==> flow/design.v <==
module apb_dut (
  input  wire        PSEL,
  input  wire        PENABLE,
  input  wire [31:0] PADDR,
  input  wire        PWRITE,
  input  wire [31:0] PWDATA,
  input  wire        PCLK,
  input  wire        PRESET,
  output reg  [31:0] PRDATA,
  output reg         PREADY,
  output reg         PSLVERR
);
  parameter IDLE   = 2'b00;
  parameter SETUP  = 2'b01;
  parameter ACCESS = 2'b10;
  reg [1:0] ps, ns;  
  reg [31:0] mem [31:0];  
  reg        mem_we;      
  always @(posedge PCLK) begin
    if (PRESET) begin
      ps <= IDLE;
    end else begin
      ps <= ns;
    end
  end
  always @(posedge PCLK) begin
    if (mem_we) begin
      mem[PADDR[4:0]] <= PWDATA;
    end
  end
  always @(*) begin
    ns      = ps;
    PREADY  = 1'b0;  
    PSLVERR = 1'b0;  
    mem_we  = 1'b0;
    PRDATA  = mem[PADDR[4:0]];
    case (ps)
      IDLE: begin
        if (PSEL == 1'b1 && PENABLE == 1'b0) begin
          ns = SETUP;
        end else begin
          ns = IDLE;
        end
      end
      SETUP: begin
        if (PSEL == 1'b1 && PENABLE == 1'b1) begin
          ns     = ACCESS;
          PREADY = 1'b1;  
          if (PADDR >= 32) begin  
            PSLVERR = 1'b1;
          end else begin
            if (PWRITE) begin
              mem_we = 1'b1;
            end
          end
        end else if (PSEL == 1'b1 && PENABLE == 1'b0) begin
          ns = SETUP;
        end else begin
          ns = IDLE;
        end
      end
      ACCESS: begin
        PREADY = 1'b1;  
        if (PADDR >= 32) begin
          PSLVERR = 1'b1;
        end
        if (PSEL == 1'b1 && PENABLE == 1'b0) begin
          ns = SETUP;
        end else if (PSEL == 1'b0 && PENABLE == 1'b0) begin
          ns = IDLE;
        end else begin
          ns = IDLE;
        end
      end
      default: ns = IDLE;
    endcase
  end
endmodule
### From RTL to reports: apb_dut

Tool output for the design above before and after an edit, in the order of the flow.
"original" refers to lines of the RTL above, "edited" to lines of the edited file.
"difference" is "edited" less "original", of the values as shown.
Operators carry their Yosys type and port widths (W data, S select, Z words).
A cell with n/a has no value.

* top: apb_dut
* clock: PCLK
* standard-cell library: sky130hd
* corner: tt_025C_1v80

### The edit

The edit as a unified diff against the file above.
The edit is scripted: it alters the design's behaviour and was not made to optimise anything.

```diff
@@ -7,8 +7,10 @@
   input  wire        PCLK,
   input  wire        PRESET,
-  output reg  [31:0] PRDATA,
+  output reg  [31:0] PRDATA_pin,
   output reg         PREADY,
   output reg         PSLVERR
 );
+  reg [31:0] PRDATA;
+  always @(posedge PCLK) PRDATA_pin <= PRDATA;
   parameter IDLE   = 2'b00;
   parameter SETUP  = 2'b01;
```

### Word level

Yosys after proc, flatten, opt, wreduce and memory -nomap, before mapping. Enables and synchronous resets that opt folds into registers are not counted as muxes. Memory bits, and registers merged into a memory's read port (data or address), are not among the register bits. Print and check cells are not counted. Equal cells are merged and count once.
Memory sizes are those after Yosys's memory passes, which may raise the word count (mostly to a power of two), join words into wider ones and drop unused or constant bits.

Storage and ports
* flip-flop bits (word level): original 2, edited 2, difference 0
* latch bits: original 0, edited 0, difference 0
* RAM bits: original 1024, edited 1024, difference 0
* bits in read-only memories: original 0, edited 0, difference 0
* word width x clocked read ports: original 0, edited 32, difference +32
* memories kept: original 1, edited 1, difference 0
* input bits: original 69, edited 69, difference 0
* word-level cells: original 25, edited 25, difference 0

Cells by class
* add/subtract/negate cells: original 0, edited 0, difference 0
* multipliers: original 0, edited 0, difference 0
* divide/modulo/power cells: original 0, edited 0, difference 0
* magnitude comparators: original 1, edited 1, difference 0
* eq/ne operators: original 2, edited 2, difference 0
* shifts and indexed selects: original 0, edited 0, difference 0
* muxes and demuxes: original 15, edited 15, difference 0
* bitwise logic cells: original 1, edited 1, difference 0
* reductions and logical operators: original 4, edited 4, difference 0

Memory list
* shape (words x width / read and write ports): original mem 32 x 32 bit 1R1W, edited mem 32 x 32 bit 1R1W

Operator kinds equal on both sides are left out: 13.

### Longest topological paths

Longest topological path by Yosys (ltp), each cell counted once; first at word level (registers and memories cut), then after technology mapping (sequential cells cut; the memories' decode and read muxes count).

Depth
* depth in word-level cells: original 5, edited 5, difference 0
* ABC_AREA: original 0, edited 0
* depth in mapped cells: original 8, edited 8, difference 0
* gate-level depth less buffers: original 4, edited 4, difference 0

### Synthesis result

Source: synth_stat.txt of the flow (Yosys; design flattened, memories mapped). It holds for the ABC_AREA given above (unset counts as 0); a run with the other value may have another netlist.

Synthesis totals
* cells in the netlist: original 2099, edited 2131, difference +32
* synthesis area (um^2): original 39192.6, edited 39833.2, difference +640.6
* sequential area (um^2): original 30789.5, edited 31430.1, difference +640.6
* flip-flops: original 1026, edited 1058, difference +32
* buffer cells: original 132, edited 132, difference 0

Cell types
* sky130_fd_sc_hd__dfxtp_1: original 2, edited 34, difference +32

Cell types equal on both sides are left out: 26.

### Path before layout

OpenSTA on the mapped netlist: ideal clock, no wires. The path of least setup slack (recovery checks aside). Input and output delay are each 20% of the period. Register names are those of the netlist, which keeps one name where synthesis merged equal registers.

Timing after synthesis
* path type: original input-to-reg, edited input-to-reg
* start point: original in PADDR[19], edited in PADDR[19]
* end point: original mem mem[4][0], edited mem mem[4][0]
* clock period (ns): original 4.2, edited 4.2, difference 0.0
* input delay (ns): original 0.840, edited 0.840, difference 0.000
* library setup time (ns): original 0.461, edited 0.461, difference 0.000
* time at the first pin (ns): original 0.840, edited 0.840, difference 0.000
* arrival (ns): original 4.224, edited 4.224, difference 0.000
* path slack (ns): original -0.485, edited -0.485, difference 0.000
* delay of the path (ns): original 3.845, edited 3.845, difference 0.000
* driving pins on the path: original 6, edited 6, difference 0
* buffers on the path: original 2, edited 2, difference 0
* synthesis period reached (ns): original 4.685, edited 4.685, difference 0.000

"delay of the path" is the arrival time less input delay plus setup time.
"driving pins on the path" counts driving pins, that of a launching flip-flop among them; a cell with two outputs on the path counts twice.
"synthesis period reached" = period - worst setup slack (recovery checks aside). The figure is calculated, with input and output delays left at 20% of the set period.
The rows between start and end are the longest chain of elaborated cells between them; the timing report does not say that the signal goes this way. Where chains are equally long, one stands for them.
A line is the first line of the expression or statement that the cell stems from. Yosys adds cells for indexed reads and writes and turns some case tables into memories.
original: The path ends at the enable pin of a flip-flop; only ways to that pin are counted.

Between the ends, after synthesis, original:
* path through: sky130_fd_sc_hd__nor4_1 sky130_fd_sc_hd__nand4_1 sky130_fd_sc_hd__or4_1 sky130_fd_sc_hd__buf_2 sky130_fd_sc_hd__buf_6 sky130_fd_sc_hd__nor3_1
* length of the longest elaborated chain: 5
* elaborated cells between the ends (all ways): 6

Ends and longest elaborated chain, after synthesis, original
* from (decl): line 4 `input  wire [31:0] PADDR,`
* $ge A32 B6 Y1: line 49 `if (PADDR >= 32) begin`
* $mux W1: line 49
* $mux W1: line 46 `if (PSEL == 1'b1 && PENABLE == 1'b1) begin`
* $mux W1: line 37 `case (ps)`
* $mux W5: line 27 `if (mem_we) begin`
* to (decl): line 17 `reg [31:0] mem [31:0];`

edited: The path ends at the enable pin of a flip-flop; only ways to that pin are counted.

Between the ends, after synthesis, edited:
* path through: sky130_fd_sc_hd__nor4_1 sky130_fd_sc_hd__nand4_1 sky130_fd_sc_hd__or4_1 sky130_fd_sc_hd__buf_2 sky130_fd_sc_hd__buf_6 sky130_fd_sc_hd__nor3_1
* length of the longest elaborated chain: 5
* elaborated cells between the ends (all ways): 6

Ends and longest elaborated chain, after synthesis, edited
* from (decl): line 4 `input  wire [31:0] PADDR,`
* $ge A32 B6 Y1: line 51 `if (PADDR >= 32) begin`
* $mux W1: line 51
* $mux W1: line 48 `if (PSEL == 1'b1 && PENABLE == 1'b1) begin`
* $mux W1: line 39 `case (ps)`
* $mux W5: line 29 `if (mem_we) begin`
* to (decl): line 19 `reg [31:0] mem [31:0];`

### Timing after layout

From the final timing report of the runs of set A: the path of least setup slack in the routed layout; clock arrival at registers is part of the times.

Timing post-layout
* path type: original input-to-output, edited input-to-reg
* start point: original in PADDR[0], edited in PADDR[2]
* end point: original out PRDATA[17], edited reg PRDATA_pin[20]
* clock period (ns): original 4.2, edited 4.2, difference 0.0
* input delay (ns): original 0.84, edited 0.84, difference 0.00
* library setup time (ns): edited 0.19
* time at the first pin (ns): original 0.84, edited 0.84, difference 0.00
* arrival (ns): original 3.32, edited 3.77, difference +0.45
* path slack (ns): original 0.04, edited 0.90, difference +0.86
* driving pins on the path: original 9, edited 7, difference -2
* buffers on the path: original 5, edited 3, difference -2

The rows between start and end are the longest chain of elaborated cells between them; the timing report does not say that the signal goes this way. Where chains are equally long, one stands for them.
The chain passes a memory read, where the word-level depth is cut; so it can be longer than that depth.

Between the ends, post-layout, original:
* path through: sky130_fd_sc_hd__clkdlybuf4s50_1 sky130_fd_sc_hd__buf_12 sky130_fd_sc_hd__or4_4 sky130_fd_sc_hd__buf_12 sky130_fd_sc_hd__o22ai_1 sky130_fd_sc_hd__nor4_2 sky130_fd_sc_hd__buf_4 sky130_fd_sc_hd__nand2_1 sky130_fd_sc_hd__clkdlybuf4s50_1
* length of the longest elaborated chain: 1
* elaborated cells between the ends (all ways): 1

Ends and longest elaborated chain, post-layout, original
* from (decl): line 4 `input  wire [31:0] PADDR,`
* $mem_v2 Z32 W32: line 17 `reg [31:0] mem [31:0];`
* to (decl): line 9 `output reg  [31:0] PRDATA,`

Between the ends, post-layout, edited:
* path through: sky130_fd_sc_hd__clkdlybuf4s50_1 sky130_fd_sc_hd__or4b_2 sky130_fd_sc_hd__buf_4 sky130_fd_sc_hd__buf_4 sky130_fd_sc_hd__o22ai_1 sky130_fd_sc_hd__nor4_1 sky130_fd_sc_hd__nand2_1

Ends and longest elaborated chain, post-layout, edited
* from (decl): line 4 `input  wire [31:0] PADDR,`
* to (decl): line 9 `output reg  [31:0] PRDATA_pin,`

edited: No chain of elaborated cells between the ends is given.

### Measured runs

Runs of the flow (Yosys, OpenROAD) on both versions; the two runs of a pair have the same settings. The constraints put input and output delay at 20% of the set period each and load the outputs with 0.01 pF.

Flow settings, set A:
* CORE_UTILIZATION: 40
* period_ns: 4.2
* CAP_MARGIN: 20
* CORE_MARGIN: 2
* SLEW_MARGIN: 20

Measured results, set A
* Yosys chip area after synthesis (um^2): original 39192.6, edited 39833.2, difference +640.6
* area of the die (um^2): original 100502.0, edited 102122.0, difference +1620.0
* standard-cell area after layout (um^2): original 47727.0, edited 47529.3, difference -197.7
* final design utilization (%): original 49.3, edited 48.2, difference -1.1
* worst setup slack after layout (ns): original 0.044, edited 0.899, difference +0.855
* setup total negative slack (ns): original 0.000, edited 0.000, difference 0.000
* final worst hold slack (ns): original 0.507, edited 0.492, difference -0.015
* total design power (µW): original 21179, edited 22893, difference +1714
* period achieved (ns): original 4.156, edited 3.301, difference -0.855

Flow settings, set B:
* ABC_AREA: 1
* CORE_UTILIZATION: 30
* CTS_CLUSTER_DIAMETER: 384
* CTS_CLUSTER_SIZE: 77
* GPL_ROUTABILITY_DRIVEN: 0
* GPL_TIMING_DRIVEN: 0
* MIN_ROUTING_LAYER: met2
* PLACE_DENSITY_LB_ADDON: 0.0
* SLEW_MARGIN: 0
* TNS_END_PERCENT: 75
* period_ns: 2.74
* CAP_MARGIN: 20
* CORE_MARGIN: 2

Measured results, set B
* Yosys chip area after synthesis (um^2): original 42560.8, edited 43201.4, difference +640.6
* area of the die (um^2): original 144898.0, edited 147057.0, difference +2159.0
* standard-cell area after layout (um^2): original 51886.0, edited 49341.1, difference -2544.9
* final design utilization (%): original 36.7, edited 34.4, difference -2.3
* worst setup slack after layout (ns): original -0.184, edited -0.096, difference +0.088
* setup total negative slack (ns): original -2.319, edited -0.211, difference +2.108
* final worst hold slack (ns): original 0.028, edited 0.115, difference +0.087
* total design power (µW): original 26665, edited 26523, difference -142
* period achieved (ns): original 2.924, edited 2.836, difference -0.088

"period achieved" is the run's clock period less its worst setup slack. It is reckoned from that one timing run; input and output delays stay at 20% of the period that was set.
"total design power": no workload was simulated; the value follows from the tool's default switching activity.
